==> flow/design.v <==
module Final_AXI_to_APB_Bridge #(
    parameter AXI_ADDR_WIDTH    = 32,
    parameter AXI_DATA_WIDTH    = 32,
    parameter AXI_MAX_BURST_LEN = 8,
    parameter AXI_BURST_WIDTH   = 2,
    parameter AXI_SIZE_WIDTH    = 3,
    parameter APB_ADDR_WIDTH    = 32,
    parameter APB_DATA_WIDTH    = 32
)(
    input  [AXI_ADDR_WIDTH-1:0]    AWADDR,
    input  [AXI_BURST_WIDTH-1:0]   AWBURST,
    input  [AXI_MAX_BURST_LEN-1:0] AWLEN,
    input                          AWVALID,
    output                         AWREADY,
    input  [AXI_ADDR_WIDTH-1:0]    ARADDR,
    input  [AXI_BURST_WIDTH-1:0]   ARBURST,
    input  [AXI_MAX_BURST_LEN-1:0] ARLEN,
    input                          ARVALID,
    output                         ARREADY,
    input  [AXI_DATA_WIDTH-1:0]    WDATA,
    input                          WVALID,
    input                          WLAST,
    input  [AXI_DATA_WIDTH/8-1:0]  WSTRB,
    output                         WREADY,
    output [AXI_DATA_WIDTH-1:0]    RDATA,
    output [1:0]                   RRESP,
    output                         RVALID,
    output                         RLAST,
    input                          RREADY,
    output [1:0]                   BRESP,
    output                         BVALID,
    input                          BREADY,
    input                          ACLK,
    input                          ARESETn,
    output [APB_ADDR_WIDTH-1:0]    PADDR,
    output                         PWRITE,
    output                         PSEL1,
    output                         PSEL2,
    output                         PSEL3,
    output                         PSEL4,
    output                         PENABLE,
    output [APB_DATA_WIDTH-1:0]    PWDATA,
    input  [APB_DATA_WIDTH-1:0]    PRDATA,
    input                          PREADY
);
    localparam [12:0] IDLE_WRITE        = 13'b0000000000001;
    localparam [12:0] READ_SETUP_M      = 13'b0000000000010;
    localparam [12:0] READ_SETUP_S      = 13'b0000000000100;
    localparam [12:0] READ_ACCESS_S     = 13'b0000000001000;
    localparam [12:0] READ_PREACCESS_M  = 13'b0000000010000;
    localparam [12:0] READ_ACCESS_M     = 13'b0000000100000;
    localparam [12:0] WRITE_SETUP_M     = 13'b0000001000000;
    localparam [12:0] WRITE_PREACCESS_M = 13'b0000010000000;
    localparam [12:0] WRITE_ACCESS_M    = 13'b0000100000000;
    localparam [12:0] WRITE_TERMINATE   = 13'b0001000000000;
    localparam [12:0] WRITE_SETUP_S     = 13'b0010000000000;
    localparam [12:0] WRITE_ACCESS_S    = 13'b0100000000000;
    localparam [12:0] IDLE_READ         = 13'b1000000000000;
    localparam READ_PRIORITY  = 1'b0;
    localparam WRITE_PRIORITY = 1'b1;
    reg  [12:0] current_state_write, next_state_write;
    reg  [12:0] current_state_read,  next_state_read;
    reg         current_arbiter_state, next_arbiter_state;
    reg  [AXI_MAX_BURST_LEN:0] Length_Of_Burst_Subordinate_write, Length_Of_Burst_Subordinate_write_next;
    reg  [AXI_MAX_BURST_LEN:0] Length_Of_Burst_Manager_write,     Length_Of_Burst_Manager_write_next;
    reg  [AXI_ADDR_WIDTH-1:0]  Address_Hold_Reg_write,            Address_Hold_Reg_write_next;
    reg  [AXI_ADDR_WIDTH-1:0]  Memory_Aligner_write,              Memory_Aligner_write_next;
    reg  [AXI_DATA_WIDTH-1:0]  write_buf;         
    reg  [APB_DATA_WIDTH-1:0]  pwdata_q, pwdata_c;
    reg                        wen_q, wen_c;      
    reg  [AXI_MAX_BURST_LEN:0] Length_Of_Burst_Subordinate_read, Length_Of_Burst_Subordinate_read_next;
    reg  [AXI_MAX_BURST_LEN:0] Length_Of_Burst_Manager_read,     Length_Of_Burst_Manager_read_next;
    reg  [AXI_ADDR_WIDTH-1:0]  Address_Hold_Reg_read,            Address_Hold_Reg_read_next;
    reg  [APB_DATA_WIDTH-1:0]  read_buf;          
    reg  [AXI_DATA_WIDTH-1:0]  rdata_q, rdata_c;
    reg                        ren_q, ren_c;      
    reg                        last_q, last_c;
    always @(*) begin
        next_arbiter_state = current_arbiter_state;
        case (current_arbiter_state)
            WRITE_PRIORITY: if (AWVALID && !ARVALID) next_arbiter_state = READ_PRIORITY;
            READ_PRIORITY:  if (ARVALID && !AWVALID) next_arbiter_state = WRITE_PRIORITY;
        endcase
    end
    wire addr_conflict = (AWADDR == ARADDR) ||
                         ((AWADDR <= 50) && (ARADDR <= 50)) ||
                         ((AWADDR >= 51) && (ARADDR >= 51) && (AWADDR <= 10) && (ARADDR <= 100)) ||
                         ((AWADDR >= 101) && (ARADDR >= 101) && (AWADDR <= 150) && (ARADDR <= 150)) ||
                         ((AWADDR >= 151) && (ARADDR >= 151) && (AWADDR <= 200) && (ARADDR <= 200));
    always @(posedge ACLK or negedge ARESETn) begin
        if (!ARESETn) begin
            current_arbiter_state             <= WRITE_PRIORITY;
            current_state_write               <= IDLE_WRITE;
            current_state_read                <= IDLE_READ;
            Length_Of_Burst_Manager_read      <= 0;
            Length_Of_Burst_Subordinate_read  <= 0;
            Length_Of_Burst_Manager_write     <= 0;
            Length_Of_Burst_Subordinate_write <= 0;
            Address_Hold_Reg_write            <= 0;
            Address_Hold_Reg_read             <= 0;
            Memory_Aligner_write              <= 0;
            wen_q                             <= 1'b0;
            ren_q                             <= 1'b0;
            last_q                            <= 1'b0;
        end else begin
            current_arbiter_state <= next_arbiter_state;
            if (current_arbiter_state == WRITE_PRIORITY && addr_conflict)
                current_state_write <= IDLE_WRITE;
            else
                current_state_write <= next_state_write;
            current_state_read                <= next_state_read;
            Length_Of_Burst_Manager_read      <= Length_Of_Burst_Manager_read_next;
            Length_Of_Burst_Subordinate_read  <= Length_Of_Burst_Subordinate_read_next;
            Length_Of_Burst_Manager_write     <= Length_Of_Burst_Manager_write_next;
            Length_Of_Burst_Subordinate_write <= Length_Of_Burst_Subordinate_write_next;
            Address_Hold_Reg_write            <= Address_Hold_Reg_write_next;
            Address_Hold_Reg_read             <= Address_Hold_Reg_read_next;
            Memory_Aligner_write              <= Memory_Aligner_write_next;
            wen_q                             <= wen_c;
            ren_q                             <= ren_c;
            last_q                            <= last_c;
        end
    end
    always @(posedge ACLK) begin
        pwdata_q <= pwdata_c;
        rdata_q  <= rdata_c;
        if (current_state_write == WRITE_ACCESS_M && Length_Of_Burst_Manager_write != 0)
            write_buf <= WDATA;
        if (current_state_read == READ_ACCESS_S && Length_Of_Burst_Subordinate_read != 0)
            read_buf <= PRDATA;
    end
    always @(*) begin
        next_state_write                       = current_state_write;
        Address_Hold_Reg_write_next            = Address_Hold_Reg_write;
        Length_Of_Burst_Manager_write_next     = Length_Of_Burst_Manager_write;
        Length_Of_Burst_Subordinate_write_next = Length_Of_Burst_Subordinate_write;
        Memory_Aligner_write_next              = Memory_Aligner_write;
        pwdata_c                               = pwdata_q;
        wen_c                                  = wen_q;
        case (current_state_write)
            IDLE_WRITE: begin
                pwdata_c                               = 0;
                wen_c                                  = 1'b0;
                Address_Hold_Reg_write_next            = 0;
                Length_Of_Burst_Manager_write_next     = 0;
                Length_Of_Burst_Subordinate_write_next = 0;
                Memory_Aligner_write_next              = 0;
                next_state_write = AWVALID ? WRITE_SETUP_M : IDLE_WRITE;
            end
            WRITE_SETUP_M: begin
                if (AWVALID) begin
                    Address_Hold_Reg_write_next            = AWADDR;
                    Length_Of_Burst_Subordinate_write_next = AWLEN + 1;
                    Length_Of_Burst_Manager_write_next     = AWLEN + 1;
                    Memory_Aligner_write_next              = AWADDR;
                    next_state_write = WRITE_PREACCESS_M;
                end else
                    next_state_write = IDLE_WRITE;
            end
            WRITE_PREACCESS_M: begin
                next_state_write = WVALID ? WRITE_ACCESS_M : WRITE_PREACCESS_M;
            end
            WRITE_ACCESS_M: begin
                if (Length_Of_Burst_Manager_write != 0) begin
                    if (WLAST || Length_Of_Burst_Manager_write == 1)
                        next_state_write = WRITE_TERMINATE;
                    else
                        next_state_write = WRITE_SETUP_S;
                    case (AWBURST)
                        2'b00: Address_Hold_Reg_write_next = AWADDR;
                        2'b01: Address_Hold_Reg_write_next = Address_Hold_Reg_write + 4;
                        2'b10: begin
                            Address_Hold_Reg_write_next = Address_Hold_Reg_write + 4;
                            if (Address_Hold_Reg_write >= AWADDR + AWLEN*4)
                                Address_Hold_Reg_write_next = AWADDR;
                        end
                        default: Address_Hold_Reg_write_next = AWADDR;
                    endcase
                    Length_Of_Burst_Manager_write_next = Length_Of_Burst_Manager_write - 1;
                end else
                    next_state_write = WRITE_TERMINATE;
            end
            WRITE_TERMINATE: begin
                next_state_write = BREADY ? WRITE_SETUP_S : WRITE_TERMINATE;
            end
            WRITE_SETUP_S: begin
                next_state_write = WRITE_ACCESS_S;
                pwdata_c         = write_buf;
                wen_c            = 1'b1;
            end
            WRITE_ACCESS_S: begin
                if (PREADY && Length_Of_Burst_Subordinate_write != 0) begin
                    if (Length_Of_Burst_Subordinate_write == 1)
                        next_state_write = IDLE_WRITE;
                    else
                        next_state_write = WRITE_ACCESS_M;
                    case (AWBURST)
                        2'b01: Memory_Aligner_write_next = Memory_Aligner_write + 4;
                        2'b10: begin
                            Memory_Aligner_write_next = Memory_Aligner_write + 4;
                            if (Memory_Aligner_write >= AWADDR + AWLEN*2)
                                Memory_Aligner_write_next = AWADDR;
                        end
                        default: Memory_Aligner_write_next = Memory_Aligner_write;
                    endcase
                    Length_Of_Burst_Subordinate_write_next = Length_Of_Burst_Subordinate_write - 1;
                end
            end
            default: next_state_write = IDLE_WRITE;
        endcase
    end
    always @(*) begin
        next_state_read                       = current_state_read;
        Address_Hold_Reg_read_next            = Address_Hold_Reg_read;
        Length_Of_Burst_Subordinate_read_next = Length_Of_Burst_Subordinate_read;
        Length_Of_Burst_Manager_read_next     = Length_Of_Burst_Manager_read;
        rdata_c                               = rdata_q;
        ren_c                                 = ren_q;
        last_c                                = last_q;
        case (current_state_read)
            IDLE_READ: begin
                rdata_c                               = 0;
                ren_c                                 = ARVALID;
                last_c                                = 1'b0;
                Address_Hold_Reg_read_next            = 0;
                Length_Of_Burst_Subordinate_read_next = 0;
                Length_Of_Burst_Manager_read_next     = 0;
                next_state_read = ARVALID ? READ_SETUP_M : IDLE_READ;
            end
            READ_SETUP_M: begin
                if (ARVALID) begin
                    Address_Hold_Reg_read_next            = ARADDR;
                    Length_Of_Burst_Subordinate_read_next = ARLEN + 1;
                    Length_Of_Burst_Manager_read_next     = ARLEN + 1;
                    next_state_read = READ_SETUP_S;
                end else
                    next_state_read = IDLE_READ;
            end
            READ_SETUP_S: begin
                next_state_read = PREADY ? READ_ACCESS_S : READ_SETUP_S;
            end
            READ_ACCESS_S: begin
                if (Length_Of_Burst_Subordinate_read != 0) begin
                    case (ARBURST)
                        2'b01: Address_Hold_Reg_read_next = Address_Hold_Reg_read + 4;
                        2'b10: begin
                            Address_Hold_Reg_read_next = Address_Hold_Reg_read + 4;
                            if (Address_Hold_Reg_read >= ARADDR + ARLEN*2)
                                Address_Hold_Reg_read_next = ARADDR;
                        end
                        default: Address_Hold_Reg_read_next = Address_Hold_Reg_read;
                    endcase
                    Length_Of_Burst_Subordinate_read_next = Length_Of_Burst_Subordinate_read - 1;
                    next_state_read = READ_PREACCESS_M;
                end else
                    next_state_read = READ_ACCESS_M;
            end
            READ_PREACCESS_M: begin
                next_state_read = RREADY ? READ_ACCESS_M : READ_PREACCESS_M;
            end
            READ_ACCESS_M: begin
                if (Length_Of_Burst_Manager_read != 0) begin
                    if (Length_Of_Burst_Manager_read == 1) begin
                        last_c          = 1'b1;
                        next_state_read = IDLE_READ;
                    end else
                        next_state_read = READ_ACCESS_S;
                    rdata_c = read_buf;
                    Length_Of_Burst_Manager_read_next = Length_Of_Burst_Manager_read - 1;
                end else
                    next_state_read = IDLE_READ;
            end
            default: next_state_read = IDLE_READ;
        endcase
    end
    wire apb_active = (current_state_read  == READ_SETUP_S)  ||
                      (current_state_read  == READ_ACCESS_M) ||
                      (current_state_read  == READ_ACCESS_S) ||
                      (current_state_write == WRITE_SETUP_S) ||
                      (current_state_write == WRITE_ACCESS_S);
    wire sel_on = !last_c && apb_active;
    wire write_apb = (current_state_write == WRITE_ACCESS_S) || (current_state_write == WRITE_SETUP_S);
    assign ARREADY = (current_state_read == READ_SETUP_M);
    assign PADDR   = ((wen_c || (ren_c && write_apb)) && (current_state_read != READ_ACCESS_M)) ?
                     Memory_Aligner_write : Address_Hold_Reg_read;
    assign PSEL1   = sel_on && ((Address_Hold_Reg_write <= 50) || (Address_Hold_Reg_read <= 50));
    assign PSEL2   = sel_on && ((Address_Hold_Reg_write >= 51  && Address_Hold_Reg_write <= 100) ||
                                (Address_Hold_Reg_read  >= 51  && Address_Hold_Reg_read  <= 100));
    assign PSEL3   = sel_on && ((Address_Hold_Reg_write >= 101 && Address_Hold_Reg_write <= 150) ||
                                (Address_Hold_Reg_read  >= 101 && Address_Hold_Reg_read  <= 150));
    assign PSEL4   = sel_on && ((Address_Hold_Reg_write >= 151 && Address_Hold_Reg_write <= 200) ||
                                (Address_Hold_Reg_read  >= 151 && Address_Hold_Reg_read  <= 200));
    assign PWRITE  = write_apb;
    assign PENABLE = (current_state_read == READ_ACCESS_S) || (current_state_write == WRITE_ACCESS_S);
    assign PWDATA  = pwdata_c;
    assign RDATA   = rdata_c;
    assign RRESP   = last_c ? 2'd0 : 2'd1;
    assign RLAST   = (RRESP != 2'd0) && last_c && RREADY;
    assign RVALID  = (current_state_read == READ_ACCESS_M);
    assign AWREADY = (current_state_write == WRITE_SETUP_M);
    assign WREADY  = (current_state_write == WRITE_ACCESS_M);
    assign BVALID  = (current_state_write == WRITE_TERMINATE);
    assign BRESP   = (current_state_write == WRITE_TERMINATE) ? 2'd0 : 2'd1;
endmodule
Ticket comment

---- From RTL to reports: Final_AXI_to_APB_Bridge ----
Tool output for the design above before and after an edit, in the order of the flow.
Lines under "unedited" count in the file above, lines under "edited" in the edited file.
"difference" is "edited" less "unedited", of the values as shown; "relative change" is that difference over "unedited", in percent.
Operators carry their Yosys type and port widths (W data, S select, Z words).
Cell names lack the library's common part.
A cell with -- has no value.
set-up
  top module .............................. Final_AXI_to_APB_Bridge
  clock ................................... ACLK
  standard-cell library ................... sky130hd
  corner .................................. tt_025C_1v80

---- The edit ----
The edit as a unified diff against the file above.
The edited RTL no longer does the same as the RTL above: the edit was made by script, with no optimisation intended.
begin of diff
@@ -60,5 +60,5 @@
     localparam WRITE_PRIORITY = 1'b1;
     reg  [12:0] current_state_write, next_state_write;
-    reg  [12:0] current_state_read,  next_state_read;
+    reg  [11:0] current_state_read,  next_state_read;
     reg         current_arbiter_state, next_arbiter_state;
     reg  [AXI_MAX_BURST_LEN:0] Length_Of_Burst_Subordinate_write, Length_Of_Burst_Subordinate_write_next;
end of diff

---- After elaboration ----
Counts by Yosys on the flattened word-level netlist (proc, flatten, opt, wreduce; memories kept). Register bits leave out memories and registers merged into their read ports (data or address). Print and check cells are left out. Cells with the same type and inputs are merged into one.
bit counts
  item                     unedited  edited  difference  relative change (%)
  bits in registers        290       282     -8          -2.76
  input bits               161       161     0           0.00
  cells after elaboration  213       207     -6          -2.82
  output and inout bits    112       112     0           0.00
operators by class
  item                       unedited  edited  difference  relative change (%)
  reduce/logical cells       65        63      -2          -3.08
  muxes and demuxes          56        54      -2          -3.57
  add/subtract/negate cells  12        12      0           0.00
  bitwise logic cells        1         1       0           0.00
  equal/unequal tests        31        30      -1          -3.23
  $lt $le $gt $ge            31        31      0           0.00
operators with widths
  cell                    unedited  edited  difference  relative change (%)
  $mux W13                6         2       -4          -66.67
  $pmux W9 S3             4         2       -2          -50.00
  $reduce_bool A3 Y1      4         2       -2          -50.00
  $mux W4                 1         3       +2          +200.00
  $reduce_bool A2 Y1      1         3       +2          +200.00
  $pmux W9 S2             0         2       +2          --
  $logic_and A1 B1 Y1     31        30      -1          -3.23
  $logic_or A1 B1 Y1      16        15      -1          -6.25
  $mux W32                10        11      +1          +10.00
  $pmux W1 S2             3         2       -1          -33.33
  $pmux W32 S3            3         2       -1          -33.33
  $eq A13 B13 Y1 const B  1         0       -1          -100.00
  $eq A13 B2 Y1 const B   1         0       -1          -100.00
  $eq A13 B3 Y1 const B   1         0       -1          -100.00
  $eq A13 B4 Y1 const B   1         0       -1          -100.00
  $eq A13 B5 Y1 const B   1         0       -1          -100.00
  $eq A13 B6 Y1 const B   1         0       -1          -100.00
  $ne A13 B6 Y1 const B   1         0       -1          -100.00
  $pmux W13 S6            1         0       -1          -100.00
  $eq A6 B2 Y1 const B    0         1       +1          --
  $eq A6 B3 Y1 const B    0         1       +1          --
  $eq A6 B4 Y1 const B    0         1       +1          --
  $eq A6 B5 Y1 const B    0         1       +1          --
  $eq A6 B6 Y1 const B    0         1       +1          --
  $mux W3                 0         1       +1          --
  $ne A6 B6 Y1 const B    0         1       +1          --
  $pmux W6 S5             0         1       +1          --
  $le A32 B8 Y1 const B   8         8       0           0.00
The list need not be complete.

---- Longest topological paths ----
Longest topological path by Yosys (ltp), each cell counted once; first at word level (registers and memories cut), then after technology mapping (sequential cells cut; the memories' decode and read muxes count).
depth
  item                           unedited  edited  difference  relative change (%)
  depth in word-level cells      9         9       0           0.00
  ABC_AREA                       0         0       --          --
  gate-level depth with buffers  21        26      +5          +23.81
  gate-level depth less buffers  19        22      +3          +15.79

---- After synthesis ----
Yosys stat after the flow's synthesis: flattened, memories mapped to cells. It holds for the ABC_AREA given above (unset counts as 0); a run with the other value may have another netlist.
cells by type
  type       unedited  edited  difference  relative change (%)
  nand2_1    228       160     -68         -29.82
  mux2_2     30        72      +42         +140.00
  a22o_1     66        36      -30         -45.45
  nor3_1     76        49      -27         -35.53
  a2bb2oi_1  0         23      +23         --
  a221o_1    59        38      -21         -35.59
  nor2_1     128       108     -20         -15.62
  mux2i_1    5         25      +20         +400.00
  xnor2_1    81        100     +19         +23.46
  o211ai_1   7         26      +19         +271.43
  nor4b_2    0         16      +16         --
  inv_1      68        82      +14         +20.59
  or3_1      23        9       -14         -60.87
  nor3b_1    13        1       -12         -92.31
  a21oi_1    108       97      -11         -10.19
  a21o_1     36        47      +11         +30.56
  and3_1     33        44      +11         +33.33
  xor2_1     64        54      -10         -15.62
The list need not be complete.
mapped netlist
  item                              unedited  edited    difference  relative change (%)
  flip-flop cells                   277       275       -2          -0.72
  synthesis area (sq um)            19,040.8  18,795.5  -245.3      -1.29
  area of sequential cells (sq um)  6,935.4   6,885.4   -50.0       -0.72
  standard cells after synthesis    2,112     2,006     -106        -5.02
  buffer cells                      127       121       -6          -4.72

---- Worst setup path after synthesis ----
OpenSTA on the mapped netlist: ideal clock, no wires. The path of least setup slack (recovery checks aside). Input and output delay are each 20% of the period. Register names are those of the netlist, which keeps one name where synthesis merged equal registers.
timing after synthesis
  item                               unedited                       edited                         difference  relative change (%)
  path kind                          input-to-reg                   input-to-reg                   --          --
  start                              in ARADDR[1]                   in ARADDR[1]                   --          --
  end                                reg Address_Hold_Reg_read[23]  reg Address_Hold_Reg_read[26]  --          --
  required time (ps)                 5,936                          5,864                          -72         -1.21
  input delay (ps)                   1,200                          1,200                          0           0.00
  setup slack (ps)                   825                            677                            -148        --
  driving pins on the path           21                             26                             +5          +23.81
  path buffers                       2                              4                              +2          +100.00
  arrival (ps)                       5,111                          5,187                          +76         +1.49
  launch time at the first pin (ps)  1,200                          1,200                          0           0.00
  path delay (ps)                    3,975                          4,123                          +148        +3.72
  clock period (ps)                  6,000                          6,000                          0           0.00
  setup time (ps)                    64                             136                            +72         --
  synthesis period reached (ps)      5,175                          5,323                          +148        +2.86
"path delay" is the arrival time less input delay plus setup time.
"driving pins on the path": output pins that drive a net of the path, with the launching flip-flop's if there is one; two outputs of one cell count as two.
"synthesis period reached" = period - worst setup slack (recovery checks aside). The figure is calculated, with input and output delays left at 20% of the set period.
The rows between start and end are the longest chain of elaborated cells between them; the timing report does not say that the signal goes this way. Where chains are equally long, one stands for them.
A line is the first line of the expression or statement that the cell stems from. Yosys adds cells for indexed reads and writes and turns some case tables into memories.
between the ends, after synthesis, unedited
  path through ............................ ha_1 > fa_1 > a21o_1 > a21oi_1 > o21bai_1 > a21oi_1 > o21ai_0 > and2_1 > clkbuf_1 > nand2_1 > xor2_1 > ha_1 > a21o_1 > a21o_1 > a221oi_1 > o32ai_1 > a211oi_2 > nand2_1 > buf_2 > o311ai_1 > a21o_1
  length of the longest elaborated chain .. 6
  elaborated cells on any way between the ends .. 6
  source lines of those cells ............. 4
  classes of those cells .................. 1 x add/sub; 1 x compare; 4 x mux
RTL lines, path after synthesis, unedited
  item             RTL line  source
  start, declared  15        input  [AXI_ADDR_WIDTH-1:0]    ARADDR,
  $add A32 B9 Y32  248       if (Address_Hold_Reg_read >= ARADDR + ARLEN*2)
  $ge A32 B32 Y1   248
  $mux W32         248
  $pmux W32 S2     244       case (ARBURST)
  $mux W32         243       if (Length_Of_Burst_Subordinate_read != 0) begin
  $pmux W32 S3     220       case (current_state_read)
  end, assigned    100       Address_Hold_Reg_read             <= 0;
  end, assigned    117       Address_Hold_Reg_read             <= Address_Hold_Reg_read_next;
  end, declared    73        reg  [AXI_ADDR_WIDTH-1:0]  Address_Hold_Reg_read,            Address_Hold_Reg_read_next;
between the ends, after synthesis, edited
  path through ............................ ha_1 > inv_1 > fa_1 > nor2b_1 > o21ai_0 > a21oi_1 > o21ai_0 > a21oi_1 > o21ai_0 > nand2b_1 > clkbuf_1 > nand3_1 > xor2_1 > ha_1 > a21oi_1 > o21ai_0 > a211oi_1 > o211ai_1 > o211ai_1 > a311o_1 > o21a_1 > buf_2 > buf_4 > buf_2 > o221ai_1 > o211ai_1
  length of the longest elaborated chain .. 6
  elaborated cells on any way between the ends .. 6
  source lines of those cells ............. 4
  classes of those cells .................. 1 x add/sub; 1 x compare; 4 x mux
RTL lines, path after synthesis, edited
  item             RTL line  source
  start, declared  15        input  [AXI_ADDR_WIDTH-1:0]    ARADDR,
  $add A32 B9 Y32  248       if (Address_Hold_Reg_read >= ARADDR + ARLEN*2)
  $ge A32 B32 Y1   248
  $mux W32         248
  $pmux W32 S2     244       case (ARBURST)
  $mux W32         243       if (Length_Of_Burst_Subordinate_read != 0) begin
  $pmux W32 S2     220       case (current_state_read)
  end, assigned    100       Address_Hold_Reg_read             <= 0;
  end, assigned    117       Address_Hold_Reg_read             <= Address_Hold_Reg_read_next;
  end, declared    73        reg  [AXI_ADDR_WIDTH-1:0]  Address_Hold_Reg_read,            Address_Hold_Reg_read_next;

---- Timing after layout ----
From the final timing report of the runs of pair A: the path of least setup slack in the routed layout; clock arrival at registers is part of the times.
The path's times are printed in steps of 10 ps; the period is the one set.
timing after layout
  item                               unedited                       edited                        difference  relative change (%)
  path kind                          input-to-reg                   input-to-reg                  --          --
  start                              in AWADDR[2]                   in AWADDR[1]                  --          --
  end                                reg Address_Hold_Reg_write[1]  reg Memory_Aligner_write[28]  --          --
  clock period (ps)                  6,000                          6,000                         0           0.00
  path buffers                       4                              4                             0           0.00
  setup slack (ps)                   350                            320                           -30         --
  setup time (ps)                    120                            60                            -60         --
  required time (ps)                 6,490                          6,490                         0           0.00
  launch time at the first pin (ps)  1,200                          1,200                         0           0.00
  input delay (ps)                   1,200                          1,200                         0           0.00
  arrival (ps)                       6,140                          6,180                         +40         +0.65
  driving pins on the path           22                             25                            +3          +13.64
The rows between start and end are the longest chain of elaborated cells between them; the timing report does not say that the signal goes this way. Where chains are equally long, one stands for them.
between the ends, after layout, unedited
  path through ............................ clkdlybuf4s50_1 > ha_1 > fa_1 > a21o_1 > a21oi_1 > o21bai_1 > a21oi_1 > o21ai_1 > buf_4 > nand2_1 > buf_4 > nor2_1 > xnor2_1 > ha_1 > a2111oi_0 > o21ai_0 > o2111ai_1 > nand2_1 > o41ai_1 > buf_4 > o21ai_0 > o41ai_1
  length of the longest elaborated chain .. 6
  elaborated cells on any way between the ends .. 6
  source lines of those cells ............. 4
  classes of those cells .................. 1 x add/sub; 1 x compare; 4 x mux
RTL lines, path after layout, unedited
  item              RTL line  source
  start, declared   10        input  [AXI_ADDR_WIDTH-1:0]    AWADDR,
  $add A32 B10 Y32  174       if (Address_Hold_Reg_write >= AWADDR + AWLEN*4)
  $ge A32 B32 Y1    174
  $mux W32          174
  $pmux W32 S2      169       case (AWBURST)
  $mux W32          164       if (Length_Of_Burst_Manager_write != 0) begin
  $pmux W32 S3      140       case (current_state_write)
  end, assigned     99        Address_Hold_Reg_write            <= 0;
  end, assigned     116       Address_Hold_Reg_write            <= Address_Hold_Reg_write_next;
  end, declared     66        reg  [AXI_ADDR_WIDTH-1:0]  Address_Hold_Reg_write,            Address_Hold_Reg_write_next;
between the ends, after layout, edited
  path through ............................ clkdlybuf4s50_1 > ha_1 > fa_1 > a21o_1 > a21oi_1 > o21bai_1 > a21oi_1 > o21bai_1 > a21oi_1 > buf_4 > nor2_1 > nand3_1 > xor2_1 > ha_1 > a21o_1 > a21o_1 > a21oi_1 > o21ai_0 > a22oi_1 > o31a_1 > buf_4 > nand3_1 > buf_4 > nor4_1 > a221o_1
  length of the longest elaborated chain .. 6
  elaborated cells on any way between the ends .. 6
  source lines of those cells ............. 4
  classes of those cells .................. 1 x add/sub; 1 x compare; 4 x mux
RTL lines, path after layout, edited
  item             RTL line  source
  start, declared  10        input  [AXI_ADDR_WIDTH-1:0]    AWADDR,
  $add A32 B9 Y32  201       if (Memory_Aligner_write >= AWADDR + AWLEN*2)
  $ge A32 B32 Y1   201
  $mux W32         201
  $pmux W32 S2     197       case (AWBURST)
  $mux W32         192       if (PREADY && Length_Of_Burst_Subordinate_write != 0) begin
  $pmux W32 S3     140       case (current_state_write)
  end, assigned    101       Memory_Aligner_write              <= 0;
  end, assigned    118       Memory_Aligner_write              <= Memory_Aligner_write_next;
  end, declared    67        reg  [AXI_ADDR_WIDTH-1:0]  Memory_Aligner_write,              Memory_Aligner_write_next;

---- Measured runs ----
Runs of the flow (Yosys, OpenROAD) on both versions; the two runs of a pair have the same settings. The constraints put input and output delay at 20% of the set period each and load the outputs with 0.01 pF.
settings, pair A
  CORE_UTILIZATION ........................ 40
  PLACE_DENSITY ........................... 0.6
  period_ns ............................... 6.0
  CAP_MARGIN .............................. 20
  CORE_MARGIN ............................. 2
  SLEW_MARGIN ............................. 20
results, pair A
  item                                      unedited  edited    difference  relative change (%)
  setup TNS (ps)                            0         0         0           --
  setup slack of the worst path (ps)        352       318       -34         --
  die size (sq um)                          49,364.0  48,739.4  -624.6      -1.27
  standard-cell area after routing (sq um)  24,038.1  23,777.8  -260.3      -1.08
  utilization in the final report           0.514     0.512     -0.002      --
  clock period reached (ps)                 5,648     5,682     +34         +0.60
  Yosys chip area after synthesis (sq um)   19,040.8  18,795.5  -245.3      -1.29
settings, pair B
  ABC_AREA ................................ 1
  CAP_MARGIN .............................. 15
  CORE_ASPECT_RATIO ....................... 1.9
  CORE_UTILIZATION ........................ 38
  GPL_TIMING_DRIVEN ....................... 0
  MIN_ROUTING_LAYER ....................... met1
  PLACE_DENSITY_LB_ADDON .................. 0.23
  SETUP_SLACK_MARGIN ...................... 0.41
  period_ns ............................... 6.63
  CORE_MARGIN ............................. 2
  SLEW_MARGIN ............................. 20
results, pair B
  item                                      unedited  edited    difference  relative change (%)
  setup TNS (ps)                            0         0         0           --
  setup slack of the worst path (ps)        636       515       -121        --
  die size (sq um)                          60,094.8  59,188.4  -906.4      -1.51
  standard-cell area after routing (sq um)  26,511.7  26,426.6  -85.1       -0.32
  utilization in the final report           0.462     0.468     +0.006      --
  clock period reached (ps)                 5,994     6,115     +121        +2.02
  Yosys chip area after synthesis (sq um)   22,059.9  21,720.8  -339.1      -1.54
"clock period reached" means the clock period less the worst setup slack. The figure is calculated, with input and output delays left at 20% of the set period.
